==> flow/design.v <==
typedef enum logic [2:0] {
	S_IDLE,
	S_ENABLE_UART_RX,
	S_WAIT_UART_RX,
	S_M1,
	S_M2,
	S_M3
}top_state_type;
typedef enum logic [5:0] {
	S_M1_IDLE,
	S_M1_Lead_in_0,
	S_M1_Lead_in_1,
	S_M1_Lead_in_2,
	S_M1_Lead_in_3,
	S_M1_Lead_in_4,
	S_M1_Lead_in_5,
	S_M1_Lead_in_6,
	S_M1_Lead_in_7,
	S_M1_Lead_in_8,
	S_M1_Loop_0,
	S_M1_Loop_1,
	S_M1_Loop_2,
	S_M1_Loop_3,
	S_M1_Loop_4,
	S_M1_Loop_5,
	S_M1_Loop_6,
	S_M1_Loop_7,
	S_M1_Loop_8,
	S_M1_Loop_9,
	S_M1_Loop_10,
	S_M1_Loop_11,
	S_M1_Loop_12,
	S_M1_Loop_13,
	S_M1_Loop_14,
	S_M1_Loop_15,
	S_M1_Lead_out_0,
	S_M1_Lead_out_1,
	S_M1_Lead_out_2,
	S_M1_Lead_out_3,
	S_M1_Lead_out_4,
	S_M1_Lead_out_5,
	S_M1_Lead_out_6,
	S_M1_Lead_out_7,
	S_M1_Lead_out_8,
	S_M1_Lead_out_9,
	S_M1_Lead_out_10,
	S_M1_Lead_out_11,
	S_M1_Lead_out_12,
	S_M1_Lead_out_13,
	S_M1_Lead_out_14,
	S_M1_Lead_out_15,
	S_M1_Lead_out_16,
	S_M1_Lead_out_17,
	S_M1_Lead_out_18,
	S_M1_Lead_out_19,
	S_M1_Lead_out_20,
	S_M1_Lead_out_21,
	S_M1_Lead_out_22,
	S_M1_Lead_out_23,
	S_M1_Lead_out_24,
	S_M1_Lead_out_25,
	S_M1_Lead_out_26,
	S_M1_Lead_out_27,
	S_M1_Lead_out_28,
	S_M1_Lead_out_29,
	S_M1_1,
	S_M1_DONE
}M1_state_type;
typedef enum logic [2:0] {
	S_M2_IDLE,
	S_M2_1,
	S_M2_DONE
}M2_state_type;
typedef enum logic [2:0] {
	S_M3_IDLE,
	S_M3_1,
	S_M3_DONE
}M3_state_type;
typedef enum logic [1:0] {
	S_RXC_IDLE,
	S_RXC_SYNC,
	S_RXC_ASSEMBLE_DATA,
	S_RXC_STOP_BIT
} RX_Controller_state_type;
typedef enum logic [2:0] {
	S_US_IDLE,
	S_US_STRIP_FILE_HEADER_1,
	S_US_STRIP_FILE_HEADER_2,
	S_US_START_FIRST_BYTE_RECEIVE,
	S_US_WRITE_FIRST_BYTE,
	S_US_START_SECOND_BYTE_RECEIVE,
	S_US_WRITE_SECOND_BYTE
} UART_SRAM_state_type;
typedef enum logic [3:0] {
	S_VS_WAIT_NEW_PIXEL_ROW,
	S_VS_NEW_PIXEL_ROW_DELAY_1,
	S_VS_NEW_PIXEL_ROW_DELAY_2,
	S_VS_NEW_PIXEL_ROW_DELAY_3,
	S_VS_NEW_PIXEL_ROW_DELAY_4,
	S_VS_NEW_PIXEL_ROW_DELAY_5,
	S_VS_FETCH_PIXEL_DATA_0,
	S_VS_FETCH_PIXEL_DATA_1,
	S_VS_FETCH_PIXEL_DATA_2,
	S_VS_FETCH_PIXEL_DATA_3
} VGA_SRAM_state_type;
`timescale 1ns/100ps
`default_nettype none
module M1 (
    input logic CLOCK_50_I,                    
    input logic resetn,                        
    input logic M1_start,
    output logic M1_done,
    input logic [15:0] M1_SRAM_read_data,
    output logic [15:0] M1_SRAM_write_data,
    output logic [17:0] M1_SRAM_address,
    output logic M1_SRAM_we_n,
    output logic [31:0] M1_mult_1_in1,
    output logic [31:0] M1_mult_1_in2,
    output logic [31:0] M1_mult_2_in1,
    output logic [31:0] M1_mult_2_in2,
    output logic [31:0] M1_mult_3_in1,
    output logic [31:0] M1_mult_3_in2,
    input logic [63:0] M1_mult_res_1,
    input logic [63:0] M1_mult_res_2,
    input logic [63:0] M1_mult_res_3
);
M1_state_type top_state;
parameter Y_base_address = 18'd0,
            U_base_address = 18'd38400,
             V_base_address = 18'd57600,
             RGB_base_address = 18'd146944,
        R_rem = 32'd14608704,
        G_rem = 32'd8879296,
        B_rem = 32'd18148672,
        Y_coe = 18'd76284,
        R_U_coe = 18'd0,
        R_V_coe = 18'd104595,
        G_U_coe = 18'd25624,
        G_V_coe = 18'd53281,
        B_U_coe = 18'd132251,
        B_V_coe = 18'd0,
        UV_5_coe = 18'd21,
        UV_3_coe = 18'd52,
        UV_1_coe = 18'd159,
        UV_rem = 18'd128;
logic [31:0] mult_op_1, mult_op_2, mult_op_3, mult_op_4, mult_op_5, mult_op_6;
logic [63:0] mult_res_1, mult_res_2, mult_res_3;
assign M1_mult_1_in1 = mult_op_1;
assign M1_mult_1_in2 = mult_op_2;
assign M1_mult_2_in1 = mult_op_3;
assign M1_mult_2_in2 = mult_op_4;
assign M1_mult_3_in1 = mult_op_5;
assign M1_mult_3_in2 = mult_op_6;
assign mult_res_1 = M1_mult_res_1;
assign mult_res_2 = M1_mult_res_2;
assign mult_res_3 = M1_mult_res_3;
logic [17:0] Y_counter;
logic [17:0] U_V_counter;
logic [17:0] RGB_counter;
logic [7:0] line_counter;
logic [15:0] Y_data;  
logic [7:0] U_prime_data;  
logic [7:0] U_buffer;  
logic [7:0] U_jplus5_data;
logic [7:0] U_jplus3_data;
logic [7:0] U_jplus1_data;
logic [7:0] U_jminus1_data;
logic [7:0] U_jminus3_data;
logic [7:0] U_jminus5_data;
logic [7:0] V_prime_data;  
logic [7:0] V_buffer;  
logic [7:0] V_jplus5_data;
logic [7:0] V_jplus3_data;
logic [7:0] V_jplus1_data;
logic [7:0] V_jminus1_data;
logic [7:0] V_jminus3_data;
logic [7:0] V_jminus5_data;
logic [63:0] R_data;  
logic [63:0] G_data;  
logic [63:0] B_data;  
logic start_buf;
always @(posedge CLOCK_50_I or negedge resetn) begin
    if (~resetn) begin
        top_state <= S_M1_IDLE;
        start_buf <= 1'b0;
        M1_done <= 1'b0;
        mult_op_1 <= 32'd0;
        mult_op_2 <= 32'd0;
        mult_op_3 <= 32'd0;
        mult_op_4 <= 32'd0;
        mult_op_5 <= 32'd0;
        mult_op_6 <= 32'd0;
        Y_counter <= 18'd0;
        U_V_counter <= 18'd0;
        RGB_counter <= 18'd0;
        Y_data <= 16'd0;
        U_prime_data <= 8'd0;
        U_buffer <= 8'd0;
        U_jplus5_data <= 8'd0;
        U_jplus3_data <= 8'd0;
        U_jplus1_data <= 8'd0;
        U_jminus1_data <= 8'd0;
        U_jminus3_data <= 8'd0;
        U_jminus5_data <= 8'd0;
        V_prime_data <= 8'd0;
        V_buffer <= 8'd0;
        V_jplus5_data <= 8'd0;
        V_jplus3_data <= 8'd0;
        V_jplus1_data <= 8'd0;
        V_jminus1_data <= 8'd0;
        V_jminus3_data <= 8'd0;
        V_jminus5_data <= 8'd0;
        R_data <= 8'd0;
        G_data <= 8'd0;
        B_data <= 8'd0;
        M1_SRAM_address <= 18'd0;
        M1_SRAM_write_data <= 16'd0;
        M1_SRAM_we_n <= 1'b1;
    end else begin
			start_buf <= M1_start;
        case (top_state)
        S_M1_IDLE: begin
            if(M1_start && ~start_buf) begin
              M1_SRAM_address <= Y_base_address + Y_counter;
                top_state <= S_M1_Lead_in_0;
            end
        end
        S_M1_Lead_in_0: begin
            M1_SRAM_address <= U_base_address + U_V_counter;
            M1_SRAM_we_n <= 1'b1;
            top_state <= S_M1_Lead_in_1;
        end
        S_M1_Lead_in_1: begin
            M1_SRAM_address <= V_base_address + U_V_counter;
            U_V_counter <= U_V_counter + 18'd1;
            top_state <= S_M1_Lead_in_2;
        end
        S_M1_Lead_in_2: begin
            M1_SRAM_address <= U_base_address + U_V_counter;
            Y_data <= M1_SRAM_read_data;  
            top_state <= S_M1_Lead_in_3;
        end
        S_M1_Lead_in_3: begin
            M1_SRAM_address <= V_base_address + U_V_counter;
            U_prime_data <= M1_SRAM_read_data[15:8];  
            U_jplus1_data <= M1_SRAM_read_data[7:0];  
            U_jminus1_data <= M1_SRAM_read_data[15:8];  
            U_jminus3_data <= M1_SRAM_read_data[15:8];  
            U_jminus5_data <= M1_SRAM_read_data[15:8];  
            top_state <= S_M1_Lead_in_4;
        end
        S_M1_Lead_in_4: begin
            V_prime_data <= M1_SRAM_read_data[15:8];  
            V_jplus1_data <= M1_SRAM_read_data[7:0];  
            V_jminus1_data <= M1_SRAM_read_data[15:8];  
            V_jminus3_data <= M1_SRAM_read_data[15:8];  
            V_jminus5_data <= M1_SRAM_read_data[15:8];  
            mult_op_1 <= Y_coe;
            mult_op_2 <= Y_data[15:8];
            mult_op_3 <= R_U_coe;
            mult_op_4 <= U_prime_data;
            mult_op_5 <= R_V_coe;
            mult_op_6 <= M1_SRAM_read_data[15:8];
            top_state <= S_M1_Lead_in_5;
        end
        S_M1_Lead_in_5: begin
            U_jplus5_data <= M1_SRAM_read_data[7:0];  
            U_jplus3_data <= M1_SRAM_read_data[15:8];  
            R_data <= (mult_res_1 + mult_res_3 - R_rem);
            mult_op_3 <= G_U_coe;
            mult_op_5 <= G_V_coe;
            top_state <= S_M1_Lead_in_6;
        end
        S_M1_Lead_in_6: begin
            V_jplus5_data <= M1_SRAM_read_data[7:0];  
            V_jplus3_data <= M1_SRAM_read_data[15:8];  
            G_data <= (mult_res_1 - mult_res_2 - mult_res_3 + G_rem);
            mult_op_3 <= B_U_coe;
            mult_op_5 <= B_V_coe;
        if (RGB_counter != 18'd0) RGB_counter <= RGB_counter + 18'd1;
            top_state <= S_M1_Lead_in_7;
        end
        S_M1_Lead_in_7: begin
            M1_SRAM_address <= RGB_base_address + RGB_counter;
            M1_SRAM_we_n <= 1'b0;
            M1_SRAM_write_data[15:8] <= (R_data[31] == 1'b1)?8'b0:((|R_data[30:24])?8'd255:R_data[23:16]);
            M1_SRAM_write_data[7:0] <= (G_data[31] == 1'b1)?8'b0:((|G_data[30:24])?8'd255:G_data[23:16]);;
            B_data <= (mult_res_1 + mult_res_2 - B_rem);
            mult_op_1 <= UV_5_coe;
            mult_op_2 <= U_jplus5_data + U_jminus5_data;
            mult_op_3 <= UV_3_coe;
            mult_op_4 <= U_jplus3_data + U_jminus3_data;
            mult_op_5 <= UV_1_coe;
            mult_op_6 <= U_jplus1_data + U_jminus1_data;
            Y_counter <= Y_counter + 18'd1;
            top_state <= S_M1_Lead_in_8;
        end
        S_M1_Lead_in_8: begin
            M1_SRAM_address <= Y_base_address + Y_counter;
            M1_SRAM_we_n <= 1'b1;
            U_prime_data <= (mult_res_1 - mult_res_2 + mult_res_3 + UV_rem) >> 8;
            mult_op_1 <= UV_5_coe;
            mult_op_2 <= V_jplus5_data + V_jminus5_data;
            mult_op_3 <= UV_3_coe;
            mult_op_4 <= V_jplus3_data + V_jminus3_data;
            mult_op_5 <= UV_1_coe;
            mult_op_6 <= V_jplus1_data + V_jminus1_data;
            U_V_counter <= U_V_counter + 18'd1;
            top_state <= S_M1_Loop_0;
        end
        S_M1_Loop_0: begin
            M1_SRAM_address <= U_base_address + U_V_counter;
            V_prime_data <= (mult_res_1 - mult_res_2 + mult_res_3 + UV_rem) >> 8;
            mult_op_1 <= Y_coe;
            mult_op_2 <= Y_data[7:0];
            mult_op_3 <= R_U_coe;
            mult_op_4 <= U_prime_data;
            mult_op_5 <= R_V_coe;
            mult_op_6 <= (mult_res_1 - mult_res_2 + mult_res_3 + UV_rem) >> 8;
            top_state <= S_M1_Loop_1;
        end
        S_M1_Loop_1: begin
            M1_SRAM_address <= V_base_address + U_V_counter;
            R_data <= (mult_res_1 + mult_res_3 - R_rem);
            mult_op_3 <= G_U_coe;
            mult_op_5 <= G_V_coe;
            RGB_counter <= RGB_counter + 18'd1;
            top_state <= S_M1_Loop_2;
        end
        S_M1_Loop_2: begin
            M1_SRAM_address <= RGB_base_address + RGB_counter;
            Y_data <= M1_SRAM_read_data;  
            M1_SRAM_we_n <= 1'b0;
            M1_SRAM_write_data[15:8] <= (B_data[31] == 1'b1)?8'b0:((|B_data[30:24])?8'd255:B_data[23:16]);;
            M1_SRAM_write_data[7:0] <= (R_data[31] == 1'b1)?8'b0:((|R_data[30:24])?8'd255:R_data[23:16]);;
            U_prime_data <= U_jplus1_data;
            G_data <= (mult_res_1 - mult_res_2 - mult_res_3 + G_rem);
            mult_op_3 <= B_U_coe;
            mult_op_5 <= B_V_coe;
            top_state <= S_M1_Loop_3;
        end
        S_M1_Loop_3: begin
            M1_SRAM_we_n <= 1'b1;
            U_buffer <= M1_SRAM_read_data[7:0];  
            U_jplus5_data <= M1_SRAM_read_data[15:8];  
            U_jplus3_data <= U_jplus5_data;  
            U_jplus1_data <= U_jplus3_data;  
            U_jminus1_data <= U_jplus1_data;  
            U_jminus3_data <= U_jminus1_data;
            U_jminus5_data <= U_jminus3_data;
            V_prime_data <= V_jplus1_data;
            B_data <= (mult_res_1 + mult_res_2 - B_rem);
            mult_op_1 <= Y_coe;
            mult_op_2 <= Y_data[15:8];
            mult_op_3 <= R_U_coe;
            mult_op_4 <= U_prime_data;
            mult_op_5 <= R_V_coe;
            mult_op_6 <= V_jplus1_data;
            RGB_counter <= RGB_counter + 18'd1;
            top_state <= S_M1_Loop_4;
        end
        S_M1_Loop_4: begin
            M1_SRAM_address <= RGB_base_address + RGB_counter;
            M1_SRAM_we_n <= 1'b0;
            M1_SRAM_write_data[15:8] <= (G_data[31] == 1'b1)?8'b0:((|G_data[30:24])?8'd255:G_data[23:16]);;
            M1_SRAM_write_data[7:0] <= (B_data[31] == 1'b1)?8'b0:((|B_data[30:24])?8'd255:B_data[23:16]);;
            V_buffer <= M1_SRAM_read_data[7:0];  
            V_jplus5_data <= M1_SRAM_read_data[15:8];  
            V_jplus3_data <= V_jplus5_data;  
            V_jplus1_data <= V_jplus3_data;  
            V_jminus1_data <= V_jplus1_data;  
            V_jminus3_data <= V_jminus1_data;
            V_jminus5_data <= V_jminus3_data;
            R_data <= (mult_res_1 + mult_res_3 - R_rem);
            mult_op_3 <= G_U_coe;
            mult_op_5 <= G_V_coe;
            top_state <= S_M1_Loop_5;
        end
        S_M1_Loop_5: begin
            M1_SRAM_we_n <= 1'b1;
            G_data <= (mult_res_1 - mult_res_2 - mult_res_3 + G_rem);
            mult_op_3 <= B_U_coe;
            mult_op_5 <= B_V_coe;
            RGB_counter <= RGB_counter + 18'd1;
            top_state <= S_M1_Loop_6;
        end
        S_M1_Loop_6: begin
            M1_SRAM_address <= RGB_base_address + RGB_counter;
            M1_SRAM_we_n <= 1'b0;
            M1_SRAM_write_data[15:8] <= (R_data[31] == 1'b1)?8'b0:((|R_data[30:24])?8'd255:R_data[23:16]);;
            M1_SRAM_write_data[7:0] <= (G_data[31] == 1'b1)?8'b0:((|G_data[30:24])?8'd255:G_data[23:16]);;
            B_data <= (mult_res_1 + mult_res_2 - B_rem);
            mult_op_1 <= UV_5_coe;
            mult_op_2 <= U_jplus5_data + U_jminus5_data;
            mult_op_3 <= UV_3_coe;
            mult_op_4 <= U_jplus3_data + U_jminus3_data;
            mult_op_5 <= UV_1_coe;
            mult_op_6 <= U_jplus1_data + U_jminus1_data;
            Y_counter <= Y_counter + 18'd1;
            top_state <= S_M1_Loop_7;
        end
        S_M1_Loop_7: begin
            M1_SRAM_address <= Y_base_address + Y_counter;
            M1_SRAM_we_n <= 1'b1;
            U_prime_data <= (mult_res_1 - mult_res_2 + mult_res_3 + UV_rem) >> 8;
            mult_op_2 <= V_jplus5_data + V_jminus5_data;
            mult_op_4 <= V_jplus3_data + V_jminus3_data;
            mult_op_6 <= V_jplus1_data + V_jminus1_data;
            top_state <= S_M1_Loop_8;
        end
        S_M1_Loop_8: begin
            V_prime_data <= (mult_res_1 - mult_res_2 + mult_res_3 + UV_rem) >> 8;
            mult_op_1 <= Y_coe;
            mult_op_2 <= Y_data[7:0];
            mult_op_3 <= R_U_coe;
            mult_op_4 <= U_prime_data;
            mult_op_5 <= R_V_coe;
            mult_op_6 <= (mult_res_1 - mult_res_2 + mult_res_3 + UV_rem) >> 8;
            top_state <= S_M1_Loop_9;
        end
        S_M1_Loop_9: begin
            R_data <= (mult_res_1 + mult_res_3 - R_rem);
            mult_op_3 <= G_U_coe;
            mult_op_5 <= G_V_coe;
            RGB_counter <= RGB_counter + 18'd1;
            top_state <= S_M1_Loop_10;
        end
        S_M1_Loop_10: begin
            M1_SRAM_address <= RGB_base_address + RGB_counter;
            Y_data <= M1_SRAM_read_data;  
            M1_SRAM_we_n <= 1'b0;
            M1_SRAM_write_data[15:8] <= (B_data[31] == 1'b1)?8'b0:((|B_data[30:24])?8'd255:B_data[23:16]);;
            M1_SRAM_write_data[7:0] <= (R_data[31] == 1'b1)?8'b0:((|R_data[30:24])?8'd255:R_data[23:16]);;
            U_prime_data <= U_jplus1_data;
            G_data <= (mult_res_1 - mult_res_2 - mult_res_3 + G_rem);
            mult_op_3 <= B_U_coe;
            mult_op_5 <= B_V_coe;
            top_state <= S_M1_Loop_11;
        end
        S_M1_Loop_11: begin
            M1_SRAM_we_n <= 1'b1;
            U_jplus5_data <= U_buffer;
            U_jplus3_data <= U_jplus5_data;  
            U_jplus1_data <= U_jplus3_data;  
            U_jminus1_data <= U_jplus1_data;  
            U_jminus3_data <= U_jminus1_data;
            U_jminus5_data <= U_jminus3_data;
            V_prime_data <= V_jplus1_data;
            B_data <= (mult_res_1 + mult_res_2 - B_rem);
            mult_op_1 <= Y_coe;
            mult_op_2 <= Y_data[15:8];
            mult_op_3 <= R_U_coe;
            mult_op_4 <= U_prime_data;
            mult_op_5 <= R_V_coe;
            mult_op_6 <= V_jplus1_data;
            RGB_counter <= RGB_counter + 18'd1;
            top_state <= S_M1_Loop_12;
        end
        S_M1_Loop_12: begin
            M1_SRAM_address <= RGB_base_address + RGB_counter;
            M1_SRAM_we_n <= 1'b0;
            M1_SRAM_write_data[15:8] <= (G_data[31] == 1'b1)?8'b0:((|G_data[30:24])?8'd255:G_data[23:16]);;
            M1_SRAM_write_data[7:0] <= (B_data[31] == 1'b1)?8'b0:((|B_data[30:24])?8'd255:B_data[23:16]);;
            V_jplus5_data <= V_buffer;
            V_jplus3_data <= V_jplus5_data;
            V_jplus1_data <= V_jplus3_data;
            V_jminus1_data <= V_jplus1_data;
            V_jminus3_data <= V_jminus1_data;
            V_jminus5_data <= V_jminus3_data;
            R_data <= (mult_res_1 + mult_res_3 - R_rem);
            mult_op_3 <= G_U_coe;
            mult_op_5 <= G_V_coe;
            top_state <= S_M1_Loop_13;
        end
        S_M1_Loop_13: begin
            M1_SRAM_we_n <= 1'b1;
            G_data <= (mult_res_1 - mult_res_2 - mult_res_3 + G_rem);
            mult_op_3 <= B_U_coe;
            mult_op_5 <= B_V_coe;
            RGB_counter <= RGB_counter + 18'd1;
            top_state <= S_M1_Loop_14;
        end
        S_M1_Loop_14: begin
            M1_SRAM_address <= RGB_base_address + RGB_counter;
            M1_SRAM_we_n <= 1'b0;
            M1_SRAM_write_data[15:8] <= (R_data[31] == 1'b1)?8'b0:((|R_data[30:24])?8'd255:R_data[23:16]);;
            M1_SRAM_write_data[7:0] <= (G_data[31] == 1'b1)?8'b0:((|G_data[30:24])?8'd255:G_data[23:16]);;
            B_data <= (mult_res_1 + mult_res_2 - B_rem);
            mult_op_1 <= UV_5_coe;
            mult_op_2 <= U_jplus5_data + U_jminus5_data;
            mult_op_3 <= UV_3_coe;
            mult_op_4 <= U_jplus3_data + U_jminus3_data;
            mult_op_5 <= UV_1_coe;
            mult_op_6 <= U_jplus1_data + U_jminus1_data;
            Y_counter <= Y_counter + 18'd1;
            top_state <= S_M1_Loop_15;
        end
        S_M1_Loop_15: begin
            M1_SRAM_address <= Y_base_address + Y_counter;
            M1_SRAM_we_n <= 1'b1;
            U_prime_data <= (mult_res_1 - mult_res_2 + mult_res_3 + UV_rem) >> 8;
            mult_op_2 <= V_jplus5_data + V_jminus5_data;
            mult_op_4 <= V_jplus3_data + V_jminus3_data;
            mult_op_6 <= V_jplus1_data + V_jminus1_data;
            if (U_V_counter % 18'd80 == 18'd79) begin
                top_state <= S_M1_Lead_out_0;
            end else begin
                U_V_counter <= U_V_counter + 18'd1;
                top_state <= S_M1_Loop_0;
        end
        end
        S_M1_Lead_out_0: begin
                        V_prime_data <= (mult_res_1 - mult_res_2 + mult_res_3 + UV_rem) >> 8;
                        mult_op_1 <= Y_coe;
                        mult_op_2 <= Y_data[7:0];
                        mult_op_3 <= R_U_coe;
                        mult_op_4 <= U_prime_data;
                        mult_op_5 <= R_V_coe;
                        mult_op_6 <= ((mult_res_1 - mult_res_2 + mult_res_3 + UV_rem) >> 8);
            top_state <= S_M1_Lead_out_1;
        end
        S_M1_Lead_out_1: begin
                        R_data <= (mult_res_1 + mult_res_3 - R_rem);
                        mult_op_3 <= G_U_coe;
                        mult_op_5 <= G_V_coe;
                        RGB_counter <= RGB_counter + 18'd1;
            top_state <= S_M1_Lead_out_2;
        end
        S_M1_Lead_out_2: begin
                        M1_SRAM_address <= RGB_base_address + RGB_counter;
                        Y_data <= M1_SRAM_read_data;
                        M1_SRAM_we_n <= 1'b0;
                        M1_SRAM_write_data[15:8] <= (B_data[31] == 1'b1)?8'b0:((|B_data[30:24])?8'd255:B_data[23:16]);;
                        M1_SRAM_write_data[7:0] <= (R_data[31] == 1'b1)?8'b0:((|R_data[30:24])?8'd255:R_data[23:16]);;
                        U_prime_data <= U_jplus1_data;
                        G_data <= (mult_res_1 - mult_res_2 - mult_res_3 + G_rem);
                        mult_op_3 <= B_U_coe;
                        mult_op_5 <= B_V_coe;
            top_state <= S_M1_Lead_out_3;
        end
        S_M1_Lead_out_3: begin
                        M1_SRAM_we_n <= 1'b1;
                        U_jplus3_data <= U_jplus5_data;
                        U_jplus1_data <= U_jplus3_data;
                        U_jminus1_data <= U_jplus1_data;
                        U_jminus3_data <= U_jminus1_data;
                        U_jminus5_data <= U_jminus3_data;
                        V_prime_data <= V_jplus1_data;
                        B_data <= (mult_res_1 + mult_res_2 - B_rem);
                        mult_op_1 <= Y_coe;
                        mult_op_2 <= Y_data[15:8];
                        mult_op_3 <= R_U_coe;
                        mult_op_4 <= U_prime_data;
                        mult_op_5 <= R_V_coe;
                        mult_op_6 <= V_jplus1_data;
                        RGB_counter <= RGB_counter + 18'd1;
            top_state <= S_M1_Lead_out_4;
        end
        S_M1_Lead_out_4: begin
                        M1_SRAM_address <= RGB_base_address + RGB_counter;
                        M1_SRAM_we_n <= 1'b0;
                        M1_SRAM_write_data[15:8] <= (G_data[31] == 1'b1)?8'b0:((|G_data[30:24])?8'd255:G_data[23:16]);;
                        M1_SRAM_write_data[7:0] <= (B_data[31] == 1'b1)?8'b0:((|B_data[30:24])?8'd255:B_data[23:16]);;
                        V_jplus3_data <= V_jplus5_data;
                        V_jplus1_data <= V_jplus3_data;
                        V_jminus1_data <= V_jplus1_data;
                        V_jminus3_data <= V_jminus1_data;
                        V_jminus5_data <= V_jminus3_data;
                        R_data <= (mult_res_1 + mult_res_3 - R_rem);
                        mult_op_3 <= G_U_coe;
                        mult_op_5 <= G_V_coe;
            top_state <= S_M1_Lead_out_5;
        end
        S_M1_Lead_out_5: begin
                        M1_SRAM_we_n <= 1'b1;
                        G_data <= (mult_res_1 - mult_res_2 - mult_res_3 + G_rem);
                        mult_op_3 <= B_U_coe;
                        mult_op_5 <= B_V_coe;
                        RGB_counter <= RGB_counter + 18'd1;
            top_state <= S_M1_Lead_out_6;
        end
        S_M1_Lead_out_6: begin
                        M1_SRAM_address <= RGB_base_address + RGB_counter;
                        M1_SRAM_we_n <= 1'b0;
                        M1_SRAM_write_data[15:8] <= (R_data[31] == 1'b1)?8'b0:((|R_data[30:24])?8'd255:R_data[23:16]);;
                        M1_SRAM_write_data[7:0] <= (G_data[31] == 1'b1)?8'b0:((|G_data[30:24])?8'd255:G_data[23:16]);;
                        B_data <= (mult_res_1 + mult_res_2 - B_rem);
                        mult_op_1 <= UV_5_coe;
                        mult_op_2 <= U_jplus5_data + U_jminus5_data;
                        mult_op_3 <= UV_3_coe;
                        mult_op_4 <= U_jplus3_data + U_jminus3_data;
                        mult_op_5 <= UV_1_coe;
                        mult_op_6 <= U_jplus1_data + U_jminus1_data;
                        Y_counter <= Y_counter + 18'd1;
            top_state <= S_M1_Lead_out_7;
        end
        S_M1_Lead_out_7: begin
                        M1_SRAM_address <= Y_base_address + Y_counter;
                        M1_SRAM_we_n <= 1'b1;
                        U_prime_data <= (mult_res_1 - mult_res_2 + mult_res_3 + UV_rem) >> 8;
                        mult_op_2 <= V_jplus5_data + V_jminus5_data;
                        mult_op_4 <= V_jplus3_data + V_jminus3_data;
                        mult_op_6 <= V_jplus1_data + V_jminus1_data;
            top_state <= S_M1_Lead_out_8;
        end
        S_M1_Lead_out_8: begin
                        V_prime_data <= (mult_res_1 - mult_res_2 + mult_res_3 + UV_rem) >> 8;
                        mult_op_1 <= Y_coe;
                        mult_op_2 <= Y_data[7:0];
                        mult_op_3 <= R_U_coe;
                        mult_op_4 <= U_prime_data;
                        mult_op_5 <= R_V_coe;
                        mult_op_6 <= ((mult_res_1 - mult_res_2 + mult_res_3 + UV_rem) >> 8);
            top_state <= S_M1_Lead_out_9;
        end
        S_M1_Lead_out_9: begin
                        R_data <= (mult_res_1 + mult_res_3 - R_rem);
                        mult_op_3 <= G_U_coe;
                        mult_op_5 <= G_V_coe;
                        RGB_counter <= RGB_counter + 18'd1;
            top_state <= S_M1_Lead_out_10;
        end
        S_M1_Lead_out_10: begin
                        M1_SRAM_address <= RGB_base_address + RGB_counter;
                        Y_data <= M1_SRAM_read_data;
                        M1_SRAM_we_n <= 1'b0;
                        M1_SRAM_write_data[15:8] <= (B_data[31] == 1'b1)?8'b0:((|B_data[30:24])?8'd255:B_data[23:16]);;
                        M1_SRAM_write_data[7:0] <= (R_data[31] == 1'b1)?8'b0:((|R_data[30:24])?8'd255:R_data[23:16]);;
                        U_prime_data <= U_jplus1_data;
                        G_data <= (mult_res_1 - mult_res_2 - mult_res_3 + G_rem);
                        mult_op_3 <= B_U_coe;
                        mult_op_5 <= B_V_coe;
            top_state <= S_M1_Lead_out_11;
        end
        S_M1_Lead_out_11: begin
                        M1_SRAM_we_n <= 1'b1;
                        U_jplus1_data <= U_jplus3_data;
                        U_jminus1_data <= U_jplus1_data;
                        U_jminus3_data <= U_jminus1_data;
                        U_jminus5_data <= U_jminus3_data;
                        V_prime_data <= V_jplus1_data;
                        B_data <= (mult_res_1 + mult_res_2 - B_rem);
                        mult_op_1 <= Y_coe;
                        mult_op_2 <= Y_data[15:8];
                        mult_op_3 <= R_U_coe;
                        mult_op_4 <= U_prime_data;
                        mult_op_5 <= R_V_coe;
                        mult_op_6 <= V_jplus1_data;
                        RGB_counter <= RGB_counter + 18'd1;
            top_state <= S_M1_Lead_out_12;
        end
        S_M1_Lead_out_12: begin
                        M1_SRAM_address <= RGB_base_address + RGB_counter;
                        M1_SRAM_we_n <= 1'b0;
                        M1_SRAM_write_data[15:8] <= (G_data[31] == 1'b1)?8'b0:((|G_data[30:24])?8'd255:G_data[23:16]);;
                        M1_SRAM_write_data[7:0] <= (B_data[31] == 1'b1)?8'b0:((|B_data[30:24])?8'd255:B_data[23:16]);;
                        V_jplus1_data <= V_jplus3_data;
                        V_jminus1_data <= V_jplus1_data;
                        V_jminus3_data <= V_jminus1_data;
                        V_jminus5_data <= V_jminus3_data;
                        R_data <= (mult_res_1 + mult_res_3 - R_rem);
                        mult_op_3 <= G_U_coe;
                        mult_op_5 <= G_V_coe;
            top_state <= S_M1_Lead_out_13;
        end
        S_M1_Lead_out_13: begin
                        M1_SRAM_we_n <= 1'b1;
                        G_data <= (mult_res_1 - mult_res_2 - mult_res_3 + G_rem);
                        mult_op_3 <= B_U_coe;
                        mult_op_5 <= B_V_coe;
                        RGB_counter <= RGB_counter + 18'd1;
            top_state <= S_M1_Lead_out_14;
        end
        S_M1_Lead_out_14: begin
                        M1_SRAM_address <= RGB_base_address + RGB_counter;
                        M1_SRAM_we_n <= 1'b0;
                        M1_SRAM_write_data[15:8] <= (R_data[31] == 1'b1)?8'b0:((|R_data[30:24])?8'd255:R_data[23:16]);;
                        M1_SRAM_write_data[7:0] <= (G_data[31] == 1'b1)?8'b0:((|G_data[30:24])?8'd255:G_data[23:16]);;
                        B_data <= (mult_res_1 + mult_res_2 - B_rem);
                        mult_op_1 <= UV_5_coe;
                        mult_op_2 <= U_jplus5_data + U_jminus5_data;
                        mult_op_3 <= UV_3_coe;
                        mult_op_4 <= U_jplus3_data + U_jminus3_data;
                        mult_op_5 <= UV_1_coe;
                        mult_op_6 <= U_jplus1_data + U_jminus1_data;
                        Y_counter <= Y_counter + 18'd1;
            top_state <= S_M1_Lead_out_15;
        end
        S_M1_Lead_out_15: begin
                        M1_SRAM_address <= Y_base_address + Y_counter;
                        M1_SRAM_we_n <= 1'b1;
                        U_prime_data <= (mult_res_1 - mult_res_2 + mult_res_3 + UV_rem) >> 8;
                        mult_op_2 <= V_jplus5_data + V_jminus5_data;
                        mult_op_4 <= V_jplus3_data + V_jminus3_data;
                        mult_op_6 <= V_jplus1_data + V_jminus1_data;
            top_state <= S_M1_Lead_out_16;
        end
        S_M1_Lead_out_16: begin
                        V_prime_data <= (mult_res_1 - mult_res_2 + mult_res_3 + UV_rem) >> 8;
                        mult_op_1 <= Y_coe;
                        mult_op_2 <= Y_data[7:0];
                        mult_op_3 <= R_U_coe;
                        mult_op_4 <= U_prime_data;
                        mult_op_5 <= R_V_coe;
                        mult_op_6 <= ((mult_res_1 - mult_res_2 + mult_res_3 + UV_rem) >> 8);
            top_state <= S_M1_Lead_out_17;
        end
        S_M1_Lead_out_17: begin
                        R_data <= (mult_res_1 + mult_res_3 - R_rem);
                        mult_op_3 <= G_U_coe;
                        mult_op_5 <= G_V_coe;
                        RGB_counter <= RGB_counter + 18'd1;
            top_state <= S_M1_Lead_out_18;
        end
        S_M1_Lead_out_18: begin
                        M1_SRAM_address <= RGB_base_address + RGB_counter;
                        Y_data <= M1_SRAM_read_data;
                        M1_SRAM_we_n <= 1'b0;
                        M1_SRAM_write_data[15:8] <= (B_data[31] == 1'b1)?8'b0:((|B_data[30:24])?8'd255:B_data[23:16]);;
                        M1_SRAM_write_data[7:0] <= (R_data[31] == 1'b1)?8'b0:((|R_data[30:24])?8'd255:R_data[23:16]);;
                        U_prime_data <= U_jplus1_data;
                        G_data <= (mult_res_1 - mult_res_2 - mult_res_3 + G_rem);
                        mult_op_3 <= B_U_coe;
                        mult_op_5 <= B_V_coe;
            top_state <= S_M1_Lead_out_19;
        end
        S_M1_Lead_out_19: begin
                        M1_SRAM_we_n <= 1'b1;
                        U_jminus1_data <= U_jplus1_data;
                        U_jminus3_data <= U_jminus1_data;
                        U_jminus5_data <= U_jminus3_data;
                        V_prime_data <= V_jplus1_data;
                        B_data <= (mult_res_1 + mult_res_2 - B_rem);
                        mult_op_1 <= Y_coe;
                        mult_op_2 <= Y_data[15:8];
                        mult_op_3 <= R_U_coe;
                        mult_op_4 <= U_prime_data;
                        mult_op_5 <= R_V_coe;
                        mult_op_6 <= V_jplus1_data;
                        RGB_counter <= RGB_counter + 18'd1;
            top_state <= S_M1_Lead_out_20;
        end
        S_M1_Lead_out_20: begin
                        M1_SRAM_address <= RGB_base_address + RGB_counter;
                        M1_SRAM_we_n <= 1'b0;
                        M1_SRAM_write_data[15:8] <= (G_data[31] == 1'b1)?8'b0:((|G_data[30:24])?8'd255:G_data[23:16]);;
                        M1_SRAM_write_data[7:0] <= (B_data[31] == 1'b1)?8'b0:((|B_data[30:24])?8'd255:B_data[23:16]);;
                        V_jminus1_data <= V_jplus1_data;
                        V_jminus3_data <= V_jminus1_data;
                        V_jminus5_data <= V_jminus3_data;
                        R_data <= (mult_res_1 + mult_res_3 - R_rem);
                        mult_op_3 <= G_U_coe;
                        mult_op_5 <= G_V_coe;
            top_state <= S_M1_Lead_out_21;
        end
        S_M1_Lead_out_21: begin
                        M1_SRAM_we_n <= 1'b1;
                        G_data <= (mult_res_1 - mult_res_2 - mult_res_3 + G_rem);
                        mult_op_3 <= B_U_coe;
                        mult_op_5 <= B_V_coe;
                        RGB_counter <= RGB_counter + 18'd1;
            top_state <= S_M1_Lead_out_22;
        end
        S_M1_Lead_out_22: begin
                        M1_SRAM_address <= RGB_base_address + RGB_counter;
                        M1_SRAM_we_n <= 1'b0;
                        M1_SRAM_write_data[15:8] <= (R_data[31] == 1'b1)?8'b0:((|R_data[30:24])?8'd255:R_data[23:16]);;
                        M1_SRAM_write_data[7:0] <= (G_data[31] == 1'b1)?8'b0:((|G_data[30:24])?8'd255:G_data[23:16]);;
                        B_data <= (mult_res_1 + mult_res_2 - B_rem);
                        mult_op_1 <= UV_5_coe;
                        mult_op_2 <= U_jplus5_data + U_jminus5_data;
                        mult_op_3 <= UV_3_coe;
                        mult_op_4 <= U_jplus3_data + U_jminus3_data;
                        mult_op_5 <= UV_1_coe;
                        mult_op_6 <= U_jplus1_data + U_jminus1_data;
            top_state <= S_M1_Lead_out_23;
        end
        S_M1_Lead_out_23: begin
                        M1_SRAM_we_n <= 1'b1;
                        U_prime_data <= (mult_res_1 - mult_res_2 + mult_res_3 + UV_rem) >> 8;
                        mult_op_2 <= V_jplus5_data + V_jminus5_data;
                        mult_op_4 <= V_jplus3_data + V_jminus3_data;
                        mult_op_6 <= V_jplus1_data + V_jminus1_data;
            top_state <= S_M1_Lead_out_24;
        end
        S_M1_Lead_out_24: begin
                        V_prime_data <= (mult_res_1 - mult_res_2 + mult_res_3 + UV_rem) >> 8;
                        mult_op_1 <= Y_coe;
                        mult_op_2 <= Y_data[7:0];
                        mult_op_3 <= R_U_coe;
                        mult_op_4 <= U_prime_data;
                        mult_op_5 <= R_V_coe;
                        mult_op_6 <= ((mult_res_1 - mult_res_2 + mult_res_3 + UV_rem) >> 8);
            top_state <= S_M1_Lead_out_25;
        end
        S_M1_Lead_out_25: begin
                        R_data <= (mult_res_1 + mult_res_3 - R_rem);
                        mult_op_3 <= G_U_coe;
                        mult_op_5 <= G_V_coe;
                        RGB_counter <= RGB_counter + 18'd1;
            top_state <= S_M1_Lead_out_26;
        end
        S_M1_Lead_out_26: begin
                        M1_SRAM_address <= RGB_base_address + RGB_counter;
                        M1_SRAM_we_n <= 1'b0;
                        M1_SRAM_write_data[15:8] <= (B_data[31] == 1'b1)?8'b0:((|B_data[30:24])?8'd255:B_data[23:16]);;
                        M1_SRAM_write_data[7:0] <= (R_data[31] == 1'b1)?8'b0:((|R_data[30:24])?8'd255:R_data[23:16]);;
                        G_data <= (mult_res_1 - mult_res_2 - mult_res_3 + G_rem);
                        mult_op_3 <= B_U_coe;
                        mult_op_5 <= B_V_coe;
            top_state <= S_M1_Lead_out_27;
        end
        S_M1_Lead_out_27: begin
                        M1_SRAM_we_n <= 1'b1;
                        B_data <= (mult_res_1 + M1_mult_res_2 - B_rem);
                        RGB_counter <= RGB_counter + 18'd1;
            top_state <= S_M1_Lead_out_28;
        end
        S_M1_Lead_out_28: begin
                        M1_SRAM_address <= RGB_base_address + RGB_counter;
                        M1_SRAM_we_n <= 1'b0;
                        M1_SRAM_write_data[15:8] <= (G_data[31] == 1'b1)?8'b0:((|G_data[30:24])?8'd255:G_data[23:16]);;
                        M1_SRAM_write_data[7:0] <= (B_data[31] == 1'b1)?8'b0:((|B_data[30:24])?8'd255:B_data[23:16]);;
            Y_counter <= Y_counter + 18'd1;
            top_state <= S_M1_Lead_out_29;
        end
        S_M1_Lead_out_29: begin
            M1_SRAM_we_n <= 1'b1;
            M1_SRAM_address <= Y_base_address + Y_counter;
            if (Y_counter >= 18'd38399) begin
                top_state <= S_M1_1;
            end else begin
                U_V_counter <= U_V_counter + 18'd1;
                top_state <= S_M1_Lead_in_0;
            end
        end
        S_M1_1: begin
            top_state <= S_M1_DONE;
        end
        S_M1_DONE: begin
            M1_done <= 1'b1;
        end
        default: top_state <= S_M1_IDLE;
        endcase
    end
end
endmodule
`timescale 1ns/100ps
`default_nettype none
module upsample_csc (
    input  logic        clk,
    input  logic        resetn,
    input  logic        start,
    output logic        done,
    input  logic [15:0] sram_read_data,
    output logic [15:0] sram_write_data,
    output logic [17:0] sram_address,
    output logic        sram_we_n
);
logic [31:0] mult_1_in1, mult_1_in2;
logic [31:0] mult_2_in1, mult_2_in2;
logic [31:0] mult_3_in1, mult_3_in2;
logic [63:0] mult_1_res, mult_2_res, mult_3_res;
assign mult_1_res = mult_1_in1 * mult_1_in2;
assign mult_2_res = mult_2_in1 * mult_2_in2;
assign mult_3_res = mult_3_in1 * mult_3_in2;
M1 M1_unit (
    .CLOCK_50_I(clk),
    .resetn(resetn),
    .M1_start(start),
    .M1_done(done),
    .M1_SRAM_read_data(sram_read_data),
    .M1_SRAM_write_data(sram_write_data),
    .M1_SRAM_address(sram_address),
    .M1_SRAM_we_n(sram_we_n),
    .M1_mult_1_in1(mult_1_in1),
    .M1_mult_1_in2(mult_1_in2),
    .M1_mult_2_in1(mult_2_in1),
    .M1_mult_2_in2(mult_2_in2),
    .M1_mult_3_in1(mult_3_in1),
    .M1_mult_3_in2(mult_3_in2),
    .M1_mult_res_1(mult_1_res),
    .M1_mult_res_2(mult_2_res),
    .M1_mult_res_3(mult_3_res)
);
endmodule
-- Tool chain data of upsample_csc
The steps from the RTL of upsample_csc to its reports follow in flow order.
Line numbers count from 1 in the design file above.
Operators: Yosys type, input widths -> output width; for muxes data width and select width s.
Library cell names are shortened.
The mark - stands for no value.
- design top: upsample_csc
- clock: clk
- library: sky130hd
- timing corner: tt_025C_1v80

-- After elaboration
Yosys after proc, flatten, opt, wreduce and memory -nomap, before mapping. Memory bits, and registers merged into a memory's read port (data or address), are not among the register bits. Print and check cells are not counted.
- noted $add $sub $neg: 21
- noted $mul: 3
- div/mod/pow operators: 1
- order comparisons at 1
- equal/unequal tests: 62
- shift-type cells at 0
- noted muxes and demuxes: 39
- bitwise operators at 2
- reduce/logical cells: 56
- operators by type and width (operator ; number):
    $mul 32x32->40 ; 3
    $pmux 32 s4 ; 3
    $pmux 6 s58 ; 1
    $pmux 32 s5 ; 1
    $pmux 8 s2 ; 10
    $eq 6x6->1 const B ; 26
    $mod 18x7->18 const B ; 1
    $pmux 8 s3 ; 5
    $eq 6x5->1 const B ; 16
    $pmux 32 s3 ; 1
    $pmux 18 s5 ; 1
    $mux 18 ; 4
    $add 32x32->32 ; 2
    $pmux 32 s2 ; 1
    $add 18x1->18 const B ; 3
    $reduce_or 6->1 ; 9
    $add 8x8->9 ; 6
    $pmux 18 s3 ; 1
    $reduce_or 12->1 ; 4
    $eq 6x4->1 const B ; 8
    $mux 8 ; 6
    $add 40x40->40 ; 1
    $sub 40x40->40 ; 1
    $add 40x8->40 const B ; 1
    $add 16x18->18 const A ; 2
    $reduce_bool 18->1 ; 2
    $pmux 18 s2 ; 1
    $add 32x24->32 const B ; 1
Not listed: further kinds 31, cells in them 64.
- register bits: 521
- bits in latches at 0
- bits in writable memories at 0
- ROM bits: 0
- noted word width x clocked read ports: 0
- memories at 0
- input bits at 19
- output and inout port bits at 36
- elaborated cells at 219

-- Longest topological paths
Depth = most cells in a row (Yosys ltp): at word level without a register or memory, in the mapped netlist without a sequential cell, where the memories' decode and read muxes count.
- depth in word-level cells: 5
- ABC_AREA: 1
- gate-level depth with buffers: 73

-- Netlist
Source: synth_stat.txt of the flow (Yosys; design flattened, memories mapped). It holds for the ABC_AREA given above (unset counts as 0); a run with the other value may have another netlist.
Totals and module areas in this step are rounded.
- standard cells after synthesis: 6020
- mapped area at 47680 µm²
- flip-flop cells at 343
- cell types (cell ; number):
    ha_1 ; 881
    dfrtp_1 ; 342
    fa_1 ; 373
    inv_1 ; 1400
    nand2_1 ; 1036
    xor2_1 ; 174
    a21oi_1 ; 283
    o21ai_0 ; 270
    nor2_1 ; 339
    nand3_1 ; 218
    xnor2_1 ; 55
    clkbuf_1 ; 101
    nand2_2 ; 44
    a31oi_1 ; 41
    nand3_2 ; 24
    o21bai_1 ; 32
    nand4_1 ; 37
    nor3_1 ; 45
Not listed: further types 50, cells in them 325.

-- Path before layout
Path of least setup slack by OpenSTA after synthesis, without wires, with an ideal clock, recovery checks aside; 20% of the period is set as input and as output delay. Where synthesis merged equal registers, the netlist keeps one of their names.
- path kind: reg-to-reg
- from: reg M1_unit.mult_op_1[13]
- to: reg M1_unit.mult_op_6[29]
- noted clock period: 11000 ps
- noted setup time: 122 ps
- noted launch time at the first pin: 0 ps
- arrival at 9546 ps
- noted required time: 10878 ps
- path slack: 1333 ps
- noted delay of the path: 9668 ps
- driving pins on the path: 57
- noted path buffers: 1
- synthesis period reached at 9667 ps
"delay of the path" = arrival - input delay + setup time.
"driving pins on the path": output pins that drive a net of the path, with the launching flip-flop's if there is one; two outputs of one cell count as two.
"synthesis period reached" is the clock period less the worst setup slack; recovery checks do not enter. This is arithmetic on one report: input and output delays are still those of the set period (20% each).
Between the ends stands the longest chain of elaborated cells between them, by number of cells; it is not shown to be the way that was timed. Of several equally long chains one is given.
A line is the first line of the expression or statement that the cell stems from. Yosys adds cells for indexed reads and writes and turns some case tables into memories.
At most two assigning lines are given for a register; there are more.
- path through: dfrtp_1 -> clkbuf_1 -> nand2_1 -> inv_1 -> fa_1 -> fa_1 -> fa_1 -> ha_1 -> ha_1 -> ha_1 -> ha_1 -> inv_1 -> fa_1 -> inv_1 -> ha_1 -> a21oi_1 -> o21ai_0 -> xor2_1 -> (+21 left out) -> nand2_1 -> nand2_1 -> nand2_1 -> nand2_1 -> nand2_1 -> nand2_1 -> nand2_1 -> nand2_1 -> nand2_1 -> nand2_1 -> nand2_1 -> nand2_1 -> a21oi_1 -> o21ai_0 -> nand2_1 -> o21ai_0 -> or2_2 -> a32o_1
- noted cells in the longest elaborated chain: 5
- ends and longest elaborated chain, post-synthesis (item ; line ; source):
    start: declaration ; 146 ; logic [31:0] mult_op_1, mult_op_2, mult_op_3, mult_op_4, mult_op_5, mult_op_6;
    start: assignment ; 258 ; mult_op_1 <= Y_coe;
    start: assignment ; 289 ; mult_op_1 <= UV_5_coe;
    $mul 32x32->40 ; 864 ; assign mult_1_res = mult_1_in1 * mult_1_in2;
    $sub 40x40->40 ; 319 ; mult_op_6 <= (mult_res_1 - mult_res_2 + mult_res_3 + UV_rem) >> 8;
    $add 40x40->40 ; 319 ;
    $add 40x8->40 ; 319 ;
    $pmux 32 s5 ; 221 ; case (top_state)
    end: assignment ; 263 ; mult_op_6 <= M1_SRAM_read_data[15:8];
    end: assignment ; 294 ; mult_op_6 <= U_jplus1_data + U_jminus1_data;
    end: declaration ; 146 ;

-- Timing after layout
From the final timing report of run 1: the path of least setup slack in the routed layout; clock arrival at registers is part of the times.
The report prints the path's times to 10 ps; the period is as set.
- path kind: reg-to-reg
- from: reg M1_unit.mult_op_1[13]
- to: reg M1_unit.G_data[31]
- noted clock period: 7820 ps
- noted setup time: 130 ps
- noted launch time at the first pin: 690 ps
- arrival at 9960 ps
- noted required time: 8360 ps
- path slack: -1610 ps
- driving pins on the path: 51
- noted path buffers: 4
Between the ends stands the longest chain of elaborated cells between them, by number of cells; it is not shown to be the way that was timed. Of several equally long chains one is given.
At most two assigning lines are given for a register; there are more.
- path through: dfrtp_2 -> buf_12 -> nand2_8 -> inv_8 -> fa_1 -> fa_1 -> fa_1 -> ha_4 -> ha_4 -> ha_4 -> ha_4 -> inv_2 -> fa_1 -> inv_2 -> ha_4 -> a21oi_2 -> o21ai_2 -> a21o_1 -> (+15 left out) -> nor2_2 -> xnor2_2 -> ha_1 -> inv_2 -> ha_4 -> nand2_2 -> o21ai_2 -> nand2_1 -> inv_2 -> o21a_1 -> o21a_1 -> nor2_2 -> nor2_2 -> o21a_1 -> nand2_2 -> o21ai_2 -> xor2_1 -> o21ai_1
- noted cells in the longest elaborated chain: 4
- ends and longest elaborated chain, post-layout (item ; line ; source):
    start: declaration ; 146 ; logic [31:0] mult_op_1, mult_op_2, mult_op_3, mult_op_4, mult_op_5, mult_op_6;
    start: assignment ; 258 ; mult_op_1 <= Y_coe;
    start: assignment ; 289 ; mult_op_1 <= UV_5_coe;
    $mul 32x32->40 ; 864 ; assign mult_1_res = mult_1_in1 * mult_1_in2;
    $sub 40x40->40 ; 381 ; G_data <= (mult_res_1 - mult_res_2 - mult_res_3 + G_rem);
    $sub 32x32->32 ; 381 ;
    $add 32x24->32 ; 381 ;
    end: assignment ; 337 ; G_data <= (mult_res_1 - mult_res_2 - mult_res_3 + G_rem);
    end: assignment ; 381 ;
    end: declaration ; 179 ; logic [63:0] G_data;

Data sheet: physical implementation of upsample_csc

Below are 5 stored runs of the flow (Yosys, OpenROAD; platform sky130hd) on upsample_csc, each with its settings and what was measured, unordered. Constraints: input delay and output delay 20% of the set period each, output load 0.01 pF.
By "period achieved" is meant the clock period of the run minus its worst setup slack. This is arithmetic on one report: input and output delays are still those of the set period (20% each).
"worst path time" is the time allowed to the run's worst setup path (the clock period less input and output delay, where it has them) less its slack. Clock arrival times count: a late capture clock shortens it, a late launch clock lengthens it.
"worst path time" is known to 10 ps.
Results are given in rounded form.

Run 1
Settings were ABC_AREA = 1; CAP_MARGIN = 5; CELL_PAD_IN_SITES_DETAIL_PLACEMENT = 1; CELL_PAD_IN_SITES_GLOBAL_PLACEMENT = 2; CORE_MARGIN = 7; CORE_UTILIZATION = 18; CTS_CLUSTER_DIAMETER = 55; GPL_ROUTABILITY_DRIVEN = 0; MAX_ROUTING_LAYER = met4; MIN_ROUTING_LAYER = met1; PLACE_DENSITY = 0.64; SETUP_SLACK_MARGIN = -0.72; SLEW_MARGIN = 30; period_ns = 7.82
- setup slack of the worst path: -1607 ps
- noted the period achieved: 9427 ps
- final utilization: 25.1 %
- chip area after synthesis (Yosys) at 47680 µm²
- noted the standard-cell area after routing: 66080 µm²
- worst path time: 9430 ps
- worst setup path kind: reg-to-reg
- noted the full die area: 279500 µm²
- summed negative setup slack at -53400 ps
- worst hold slack in the final report: 478 ps

Run 2
Settings were ABC_AREA = 1; CAP_MARGIN = 15; CELL_PAD_IN_SITES_DETAIL_PLACEMENT = 0; CELL_PAD_IN_SITES_GLOBAL_PLACEMENT = 3; CORE_ASPECT_RATIO = 1.3; CORE_UTILIZATION = 36; CTS_CLUSTER_SIZE = 26; GPL_TIMING_DRIVEN = 0; PLACE_DENSITY_LB_ADDON = 0.13; SLEW_MARGIN = 40; period_ns = 11.0; CORE_MARGIN = 2
- final utilization: 40.0 %
- worst path time: 10290 ps
- worst setup path kind: reg-to-reg
- setup slack of the worst path: 711 ps
- noted the standard-cell area after routing: 52690 µm²
- noted the period achieved: 10289 ps
- noted the full die area: 135400 µm²
- worst hold slack in the final report: 480 ps
- summed negative setup slack at 0 ps
- chip area after synthesis (Yosys) at 47680 µm²

Run 3
Settings were ABC_AREA = 1; CAP_MARGIN = 15; CELL_PAD_IN_SITES_DETAIL_PLACEMENT = 0; CELL_PAD_IN_SITES_GLOBAL_PLACEMENT = 3; CORE_MARGIN = 7; CORE_UTILIZATION = 34; CTS_CLUSTER_DIAMETER = 305; GPL_ROUTABILITY_DRIVEN = 0; HOLD_SLACK_MARGIN = -0.05; MAX_ROUTING_LAYER = met4; MIN_ROUTING_LAYER = met2; PLACE_DENSITY_LB_ADDON = 0.15; SETUP_SLACK_MARGIN = 1.5; SLEW_MARGIN = 30; TNS_END_PERCENT = 90; period_ns = 7.82
- chip area after synthesis (Yosys) at 47680 µm²
- summed negative setup slack at -62700 ps
- noted the standard-cell area after routing: 63520 µm²
- worst path time: 9420 ps
- worst setup path kind: reg-to-reg
- final utilization: 45.6 %
- setup slack of the worst path: -1604 ps
- worst hold slack in the final report: 465 ps
- noted the full die area: 150900 µm²
- noted the period achieved: 9424 ps

Run 4
Settings were CORE_UTILIZATION = 40; PLACE_DENSITY = 0.6; SETUP_SLACK_MARGIN = 0.65; period_ns = 10.7; CAP_MARGIN = 20; CORE_MARGIN = 2; SLEW_MARGIN = 20
- worst path time: 10110 ps
- worst setup path kind: reg-to-reg
- setup slack of the worst path: 590 ps
- final utilization: 45.5 %
- summed negative setup slack at 0 ps
- noted the standard-cell area after routing: 53610 µm²
- noted the full die area: 121100 µm²
- worst hold slack in the final report: 477 ps
- noted the period achieved: 10110 ps
- chip area after synthesis (Yosys) at 47320 µm²

Run 5
Settings were CAP_MARGIN = 10; CELL_PAD_IN_SITES_DETAIL_PLACEMENT = 1; CELL_PAD_IN_SITES_GLOBAL_PLACEMENT = 1; CORE_ASPECT_RATIO = 1.0; CORE_UTILIZATION = 32; PLACE_DENSITY_LB_ADDON = 0.07; SETUP_SLACK_MARGIN = 1.64; SLEW_MARGIN = 40; period_ns = 12.5; CORE_MARGIN = 2
- worst path time: 10420 ps
- worst setup path kind: reg-to-reg
- noted the standard-cell area after routing: 53100 µm²
- noted the full die area: 151000 µm²
- summed negative setup slack at 0 ps
- final utilization: 36.0 %
- noted the period achieved: 10425 ps
- worst hold slack in the final report: 469 ps
- chip area after synthesis (Yosys) at 47320 µm²
- setup slack of the worst path: 2075 ps
